==> flow/design.v <==
module half_adder(a, b, sum, carry);
	input a, b;
	output sum, carry;
	assign sum = a^b;
	assign carry = a&b;
endmodule
module add4b(a,b,sum);
	input [3:0] a,b;
	output [3:0] sum;
	wire [3:0] sum;
	assign sum = a + b;
endmodule
module add6b(a, b, sum);
	input [5:0] a,b;
	output [5:0] sum;
	wire [5:0] sum;
	assign sum = a + b;
endmodule
module add8b(a,b,sum);
	input [7:0] a,b;
	output [7:0] sum;
	wire [7:0] sum;
	assign sum = a + b;
endmodule
module add12b(a,b,sum);
	input [11:0] a,b;
	output [11:0] sum;
	wire [11:0] sum;
	assign sum = a + b;
endmodule
module add16b(a,b,sum);
	input [15:0] a,b;
	output [15:0] sum;
	wire [15:0] sum;
	assign sum = a + b;
endmodule
module add24b(a,b,sum);
	input [23:0] a,b;
	output [23:0] sum;
	wire [23:0] sum;
	assign sum = a + b;
endmodule
module add32b(a,b,sum);
	input [31:0] a,b;
	output [31:0] sum;
	wire [31:0] sum;
	assign sum = a + b;
endmodule
module add48b (
    input [47:0] a,
    input [47:0] b,
    output [47:0] sum
);
    assign sum = a + b;
endmodule
module vedic_multiplier_2x2(a, b, result_2x2);
	input[1:0] a, b;
	output[3:0] result_2x2;
	wire[3:0] temp;
	assign result_2x2[0] = a[0] & b[0];
	assign temp[0] = a[0] & b[1];
	assign temp[1] = a[1] & b[0];
	assign temp[2] = a[1] & b[1];
	half_adder h1(temp[0], temp[1], result_2x2[1], temp[3]);
	half_adder h2(temp[2], temp[3], result_2x2[2], result_2x2[3]);
endmodule
module vedic_multiplier_4x4(a, b, result_4x4);
	input[3:0] a, b;
	output[7:0] result_4x4;
	wire[3:0] q0, q1, q2, q3, w0, w1;
	wire[5:0] w2, w3, w4, w5, w6;
	vedic_multiplier_2x2 v2_0(a[1:0], b[1:0], q0[3:0]);
	vedic_multiplier_2x2 v2_1(a[1:0], b[3:2], q1[3:0]);
	vedic_multiplier_2x2 v2_2(a[3:2], b[1:0], q2[3:0]);
	vedic_multiplier_2x2 v2_3(a[3:2], b[3:2], q3[3:0]);
	assign w0[3:0] = {2'b0, q0[3:2]};
	add4b a4_0(w0[3:0], q1[3:0], w1[3:0]);
	assign w2 = {2'b0, q2[3:0]};
	assign w3 = {q3[3:0], 2'b0};
	add6b a6_0(w2, w3, w4);
	assign w5 = {2'b0, w1[3:0]};
	add6b a6_1(w4, w5, w6);
	assign result_4x4[7:2] = w6[5:0];
	assign result_4x4[1:0] = q0[1:0];
endmodule
module vedic_multiplier_8x8(a, b, result_8x8);
	input[7:0] a, b;
	output[15:0] result_8x8;
	wire[15:0] q0, q1, q2, q3;
	wire[7:0] w0, w1;
	wire[11:0] w2, w3, w4, w5, w6;
	vedic_multiplier_4x4 v4_0(a[3:0], b[3:0], q0[15:0]);
	vedic_multiplier_4x4 v4_1(a[3:0], b[7:4], q1[15:0]);
	vedic_multiplier_4x4 v4_2(a[7:4], b[3:0], q2[15:0]);
	vedic_multiplier_4x4 v4_3(a[7:4], b[7:4], q3[15:0]);
   assign w0[7:0] = {4'b0, q0[7:4]};
	add8b a8_0(w0, q1, w1);
	assign w2 = {4'b0, q2[7:0]};
	assign w3 = {q3[7:0], 4'b0};
	add12b a12_0(w2, w3, w4);
	assign w5 = {4'b0, w1[7:0]};
	add12b a12_1(w4, w5, w6);
	assign result_8x8[15:4] = w6[11:0];
	assign result_8x8[3:0] = q0[3:0];
endmodule
module vedic_multiplier_16x16(a, b, result_16x16);
	input[15:0] a, b;
	output[31:0] result_16x16;
	wire[15:0] q0, q1, q2, q3;
	wire[15:0] w0, w1;
	wire[23:0] w2, w3, w4, w5, w6;
	vedic_multiplier_8x8 v8_0(a[7:0], b[7:0], q0[15:0]);
	vedic_multiplier_8x8 v8_1(a[7:0], b[15:8], q1[15:0]);
	vedic_multiplier_8x8 v8_2(a[15:8], b[7:0], q2[15:0]);
	vedic_multiplier_8x8 v8_3(a[15:8], b[15:8], q3[15:0]);
   assign w0[15:0] = {8'b0, q0[15:8]};
	add16b a16_0(w0, q1, w1);
	assign w2 = {8'b0, q2[15:0]};
	assign w3 = {q3[15:0], 8'b0};
	add24b a24_0(w2, w3, w4);
	assign w5 = {8'b0, w1[15:0]};
	add24b a24_1(w4, w5, w6);
	assign result_16x16[31:8] = w6[23:0];
	assign result_16x16[7:0] = q0[7:0];
endmodule
module vedic_multiplier_32x32_pipelined(
    input clk,
    input [31:0] a, b,
    output reg [63:0] result_32x32
);
    wire [31:0] q0, q1, q2, q3;
    reg [31:0] q0_reg, q1_reg, q2_reg, q3_reg;
    reg [31:0] w1_reg;
    reg [47:0] w2, w3, w4_reg, w5_reg, w6_reg;
    reg [15:0] lo_d1, lo_d2, lo_d3;
    vedic_multiplier_16x16 v16_0(.a(a[15:0]), .b(b[15:0]), .result_16x16(q0));
    vedic_multiplier_16x16 v16_1(.a(a[15:0]), .b(b[31:16]), .result_16x16(q1));
    vedic_multiplier_16x16 v16_2(.a(a[31:16]), .b(b[15:0]), .result_16x16(q2));
    vedic_multiplier_16x16 v16_3(.a(a[31:16]), .b(b[31:16]), .result_16x16(q3));
    always @(posedge clk) begin
        q0_reg <= q0;
        q1_reg <= q1;
        q2_reg <= q2;
        q3_reg <= q3;
    end
    always @(posedge clk) begin
        w1_reg <= {16'b0, q0_reg[31:16]} + q1_reg;
    end
    always @(posedge clk) begin
        w2 <= {16'b0, q2_reg};
        w3 <= {q3_reg, 16'b0};
        w4_reg <= w2 + w3;
    end
    always @(posedge clk) begin
        w5_reg <= {16'b0, w1_reg};
        w6_reg <= w4_reg + w5_reg;
    end
    always @(posedge clk) begin
        lo_d1 <= q0_reg[15:0];
        lo_d2 <= lo_d1;
        lo_d3 <= lo_d2;
    end
	 always @(posedge clk) begin
	     result_32x32[63:16] <= w6_reg;
        result_32x32[15:0] <= lo_d3;
	 end 
endmodule
; ---- From RTL to reports: vedic_multiplier_32x32_pipelined
; The steps from the RTL of vedic_multiplier_32x32_pipelined to its reports follow in flow order.
; Line numbers count from 1 in the design file above.
; Library cell names are shortened.
; The mark - stands for no value.
[setup]
top_module = vedic_multiplier_32x32_pipelined
clock = clk
cell_library = sky130hd
pvt_corner = tt_025C_1v80

; ---- Word-level counts
; Source: Yosys, flattened and elaborated, memories not mapped. Widths are those after wreduce; folded enables and synchronous resets count as part of the registers. Registers that Yosys merges into a memory's read port (data or address) are not register bits. Print and check cells do not count. Equal cells are merged and count once.
[classes]
mul = 0
n_addsub = 255
n_reduce_logical = 0
n_cmp = 0
logic = 2048
shifts = 0
n_mux = 0
div_mod_pow = 0
eq_ne = 0
[op_table]
columns = op, n
row1 = 1-bit bitwise AND, 1536
row2 = 1-bit bitwise XOR, 512
row3 = 4-bit by 6-bit adder with 6-bit output, 64
row4 = 6-bit by 4-bit adder with 6-bit output, 64
row5 = 2-bit by 4-bit adder with 4-bit output, 64
row6 = 12-bit by 8-bit adder with 12-bit output, 16
row7 = 8-bit by 12-bit adder with 12-bit output, 16
row8 = 4-bit by 8-bit adder with 8-bit output, 16
row9 = 16-bit by 24-bit adder with 24-bit output, 4
row10 = 24-bit by 16-bit adder with 24-bit output, 4
row11 = 8-bit by 16-bit adder with 16-bit output, 4
row12 = 32-bit by 48-bit adder with 48-bit output, 1
row13 = 48-bit by 32-bit adder with 48-bit output, 1
row14 = 16-bit by 32-bit adder with 32-bit output, 1
[word_totals]
clocked_rd_ports_x_width = 0
mem_count = 0
romBits = 0
ramBits = 0
regBits = 464
output_inout_bits = 64
latch_bits = 0

; ---- Logic depth
; Longest topological path by Yosys (ltp), each cell counted once; first at word level (registers and memories cut), then after technology mapping (sequential cells cut; the memories' decode and read muxes count).
[depth]
word_depth = 9
ABC_AREA = 0
mapped_depth = 47
ltp_nobuf = 46

; ---- Mapped cells and area
; Source: synth_stat.txt of the flow (Yosys; design flattened, memories mapped). It holds for the ABC_AREA given above (unset counts as 0); a run with the other value may have another netlist.
; The area totals of this step are shown rounded.
[types]
columns = type, n, type_area_um2
row1 = ha_1, 1472, 1.84E+04
row2 = dfxtp_1, 464, 9.29E+03
row3 = fa_1, 395, 7.91E+03
row4 = and2_1, 971, 6.07E+03
row5 = xnor2_1, 561, 4.91E+03
row6 = inv_1, 787, 2.95E+03
row7 = a21o_1, 291, 2.18E+03
row8 = a21oi_1, 346, 1.73E+03
row9 = xor2_1, 196, 1.72E+03
row10 = nand2_1, 247, 927.139
row11 = clkbuf_1, 200, 750.72
row12 = nor2_1, 176, 660.634
row13 = o21ai_0, 103, 515.494
row14 = o21a_1, 51, 382.867
row15 = nor2b_1, 59, 369.104
row16 = nand3_1, 59, 295.283
row17 = o21bai_1, 37, 277.766
row18 = nor3_1, 50, 250.24
; Not listed: further types 57, cells in them 336.
[synth_totals]
yosys_area_um2 = 62000
flip_flops = 464
buf_cells = 201
mapped_cells = 6801
seq_area_um2 = 9300
; The figures by module come from a second, unflattened synthesis with its own total; it is not the netlist above.
[unflattened]
hier_cells = 9971
hier_area_um2 = 91000
; Rows give one instance, submodules left out.
[modules]
columns = module, mod_area_um2, n_cells, instances
row1 = add6b, 190, 19, 128
row2 = add12b, 500, 59, 32
row3 = vedic_multiplier_32x32_pipelined, 13000, 1019, 1
row4 = add24b, 1200, 167, 8
row5 = add4b, 100, 9, 64
row6 = half_adder, 13, 1, 512
row7 = vedic_multiplier_2x2, 25, 4, 256
row8 = add8b, 330, 42, 16
row9 = add16b, 850, 107, 4
row10 = vedic_multiplier_4x4, 3.8, 1, 64
row11 = vedic_multiplier_8x8, 3.8, 1, 16
row12 = vedic_multiplier_16x16, 3.8, 1, 4

; ---- Worst setup path after synthesis
; Path of least setup slack by OpenSTA after synthesis, without wires, with an ideal clock, recovery checks aside; 20% of the period is set as input and as output delay. Where synthesis merged equal registers, the netlist keeps one of their names.
[synth_path]
path_kind = input-to-reg
startpoint = in a[0]
endpoint = reg q1_reg[29]
delay_ps = 9011
slack_ps = 189
clock_period_ps = 11500
in_delay_ps = 2300
launch_ps = 2300
n_path_buf = 1
setup_ps = 128
path_stages = 43
t_arrival_ps = 11183
period_less_setup_slack_ps = 11311
; "delay_ps" is the arrival time less input delay plus setup time.
; "path_stages" counts driving pins, that of a launching flip-flop among them; a cell with two outputs on the path counts twice.
; "period_less_setup_slack_ps" is the clock period less the worst setup slack; recovery checks do not enter. This is arithmetic on one report: input and output delays are still those of the set period (20% each).
; The rows between start and end are the longest chain of elaborated cells between them; the timing report does not say that the signal goes this way. Where chains are equally long, one stands for them.
; A line is the first line of the expression or statement that the cell stems from. Yosys adds cells for indexed reads and writes and turns some case tables into memories.
[synth_via]
cell_sequence = clkbuf_1 -> and2_1 -> ha_1 -> ha_1 -> ha_1 -> fa_1 -> xnor2_1 -> fa_1 -> fa_1 -> inv_1 -> ha_1 -> fa_1 -> a21oi_1 -> nor2_1 -> nor2_1 -> xor2_1 -> fa_1 -> ha_1 -> [7 not listed] -> ha_1 -> nand3_1 -> o211ai_1 -> o41ai_1 -> nand2b_1 -> a21boi_0 -> nand3_1 -> xor2_1 -> fa_1 -> inv_1 -> ha_1 -> or2_2 -> a21oi_1 -> a311oi_1 -> o21a_1 -> o21ai_0 -> nor3b_1 -> xor2_1
elab_chain_cells = 9
[synth_lines]
columns = item, line
row1 = from (decl), 128  ; input [31:0] a, b,
row2 = 1-bit bitwise AND, 61  ; assign temp[0] = a[0] & b[1];
row3 = 1-bit bitwise AND, 5  ; assign carry = a&b;
row4 = 1-bit bitwise XOR, 4  ; assign sum = a^b;
row5 = 2-bit by 4-bit adder with 4-bit output, 11  ; assign sum = a + b;
row6 = 6-bit by 4-bit adder with 6-bit output, 17  ; assign sum = a + b;
row7 = 4-bit by 8-bit adder with 8-bit output, 23  ; assign sum = a + b;
row8 = 12-bit by 8-bit adder with 12-bit output, 29  ; assign sum = a + b;
row9 = 8-bit by 16-bit adder with 16-bit output, 35  ; assign sum = a + b;
row10 = 24-bit by 16-bit adder with 24-bit output, 41  ; assign sum = a + b;
row11 = to (assign), 142  ; q1_reg <= q1;
row12 = to (decl), 132  ; reg [31:0] q0_reg, q1_reg, q2_reg, q3_reg;

; ---- Timing after layout
; Path of least setup slack in the final report of flow run 1 (OpenROAD, finished layout, wires in). Where an end is a register, its clock arrival counts in the times.
; The path's times are printed in steps of 10 ps; the period is the one set.
[layout_path]
path_kind = input-to-reg
startpoint = in b[16]
endpoint = reg q1_reg[29]
launch_ps = 1690
clock_period_ps = 8470
path_stages = 45
t_arrival_ps = 10660
setup_ps = 70
slack_ps = -1660
n_path_buf = 2
in_delay_ps = 1690
; The rows between start and end are the longest chain of elaborated cells between them; the timing report does not say that the signal goes this way. Where chains are equally long, one stands for them.
[layout_via]
cell_sequence = buf_6 -> buf_12 -> and2_4 -> ha_4 -> ha_4 -> ha_4 -> fa_2 -> ha_1 -> ha_1 -> inv_1 -> fa_2 -> inv_2 -> ha_4 -> fa_2 -> a21oi_2 -> nor2_2 -> nor2_2 -> xor2_2 -> [9 not listed] -> ha_2 -> nand3_2 -> o211ai_1 -> o41ai_2 -> nand2b_4 -> a21boi_4 -> xnor2_2 -> fa_1 -> inv_2 -> ha_4 -> o21a_1 -> o21a_1 -> o2111ai_2 -> a311oi_2 -> o21a_1 -> o21ai_4 -> nor3b_2 -> xor2_1
elab_chain_cells = 9
[layout_lines]
columns = item, line
row1 = from (decl), 128  ; input [31:0] a, b,
row2 = 1-bit bitwise AND, 62  ; assign temp[1] = a[1] & b[0];
row3 = 1-bit bitwise AND, 5  ; assign carry = a&b;
row4 = 1-bit bitwise XOR, 4  ; assign sum = a^b;
row5 = 4-bit by 6-bit adder with 6-bit output, 17  ; assign sum = a + b;
row6 = 6-bit by 4-bit adder with 6-bit output, 17
row7 = 4-bit by 8-bit adder with 8-bit output, 23  ; assign sum = a + b;
row8 = 12-bit by 8-bit adder with 12-bit output, 29  ; assign sum = a + b;
row9 = 16-bit by 24-bit adder with 24-bit output, 41  ; assign sum = a + b;
row10 = 24-bit by 16-bit adder with 24-bit output, 41
row11 = to (assign), 142  ; q1_reg <= q1;
row12 = to (decl), 132  ; reg [31:0] q0_reg, q1_reg, q2_reg, q3_reg;

; Module vedic_multiplier_32x32_pipelined, platform sky130hd: 5 stored runs of the flow (Yosys, OpenROAD) with differing settings, in no particular order. Input and output delays are each 20% of the period that was set; the output load is 0.01 pF.
; By "period_reached_ps" is meant the clock period of the run minus its worst setup slack. This is arithmetic on one report: input and output delays are still those of the set period (20% each).
; "critical_path_time_ps" is the time allowed to the run's worst setup path (the clock period less input and output delay, where it has them) less its slack. Clock arrival times count: a late capture clock shortens it, a late launch clock lengthens it.
; "critical_path_time_ps" is known to 10 ps.
; The results are shown rounded.

[flow run 1: settings]
CAP_MARGIN = 30
CELL_PAD_IN_SITES_GLOBAL_PLACEMENT = 1
CORE_UTILIZATION = 69
GPL_ROUTABILITY_DRIVEN = 0
GPL_TIMING_DRIVEN = 1
PLACE_DENSITY = 0.92
SETUP_SLACK_MARGIN = 0.62
SLEW_MARGIN = 0
TNS_END_PERCENT = 65
period_ns = 8.47
CORE_MARGIN = 2
[flow run 1: results]
synth_chip_area_um2 = 62000
design.die.area_um2 = 93000
layout_stdcell_area_um2 = 77000
util_pct = 86
timing.setup.ws_ps = -1700
final_setup_tns_ps = -86000
hold_ws_ps = 310
period_reached_ps = 10126
critical_path_time_ps = 8430
timing.worst_path_kind = input-to-reg

[flow run 2: settings]
ABC_AREA = 1
CORE_ASPECT_RATIO = 1.37
CORE_UTILIZATION = 34
CTS_CLUSTER_DIAMETER = 151
GPL_ROUTABILITY_DRIVEN = 0
GPL_TIMING_DRIVEN = 1
MAX_ROUTING_LAYER = met5
MIN_ROUTING_LAYER = met2
PLACE_DENSITY_LB_ADDON = 0.11
SETUP_SLACK_MARGIN = -0.17
SLEW_MARGIN = 20
period_ns = 7.33
CAP_MARGIN = 20
CORE_MARGIN = 2
[flow run 2: results]
synth_chip_area_um2 = 67000
design.die.area_um2 = 200000
layout_stdcell_area_um2 = 89000
util_pct = 45
timing.setup.ws_ps = -1800
final_setup_tns_ps = -110000
hold_ws_ps = 290
period_reached_ps = 9112
critical_path_time_ps = 7650
timing.worst_path_kind = input-to-reg

[flow run 3: settings]
CAP_MARGIN = 30
GPL_ROUTABILITY_DRIVEN = 0
GPL_TIMING_DRIVEN = 0
PLACE_DENSITY = 0.92
SETUP_SLACK_MARGIN = 1.51
period_ns = 8.47
CORE_MARGIN = 2
CORE_UTILIZATION = 40
SLEW_MARGIN = 20
[flow run 3: results]
synth_chip_area_um2 = 62000
design.die.area_um2 = 160000
layout_stdcell_area_um2 = 75000
util_pct = 48
timing.setup.ws_ps = -3400
final_setup_tns_ps = -180000
hold_ws_ps = 310
period_reached_ps = 11862
critical_path_time_ps = 10170
timing.worst_path_kind = input-to-reg

[flow run 4: settings]
ABC_AREA = 1
CAP_MARGIN = 5
CELL_PAD_IN_SITES_DETAIL_PLACEMENT = 1
CELL_PAD_IN_SITES_GLOBAL_PLACEMENT = 3
CORE_ASPECT_RATIO = 0.93
CORE_UTILIZATION = 41
CTS_CLUSTER_DIAMETER = 280
CTS_CLUSTER_SIZE = 39
GPL_TIMING_DRIVEN = 0
MAX_ROUTING_LAYER = met4
PLACE_DENSITY_LB_ADDON = 0.17
SLEW_MARGIN = 10
TNS_END_PERCENT = 20
period_ns = 10.0
CORE_MARGIN = 2
[flow run 4: results]
synth_chip_area_um2 = 67000
design.die.area_um2 = 170000
layout_stdcell_area_um2 = 76000
util_pct = 47
timing.setup.ws_ps = 36
final_setup_tns_ps = 0
hold_ws_ps = 290
period_reached_ps = 9964
critical_path_time_ps = 7960
timing.worst_path_kind = input-to-reg

[flow run 5: settings]
ABC_AREA = 1
CORE_UTILIZATION = 34
GPL_ROUTABILITY_DRIVEN = 0
GPL_TIMING_DRIVEN = 0
HOLD_SLACK_MARGIN = 0.03
period_ns = 8.14
CAP_MARGIN = 20
CORE_MARGIN = 2
SLEW_MARGIN = 20
[flow run 5: results]
synth_chip_area_um2 = 67000
design.die.area_um2 = 200000
layout_stdcell_area_um2 = 80000
util_pct = 41
timing.setup.ws_ps = -1300
final_setup_tns_ps = -64000
hold_ws_ps = 300
period_reached_ps = 9452
critical_path_time_ps = 7820
timing.worst_path_kind = input-to-reg
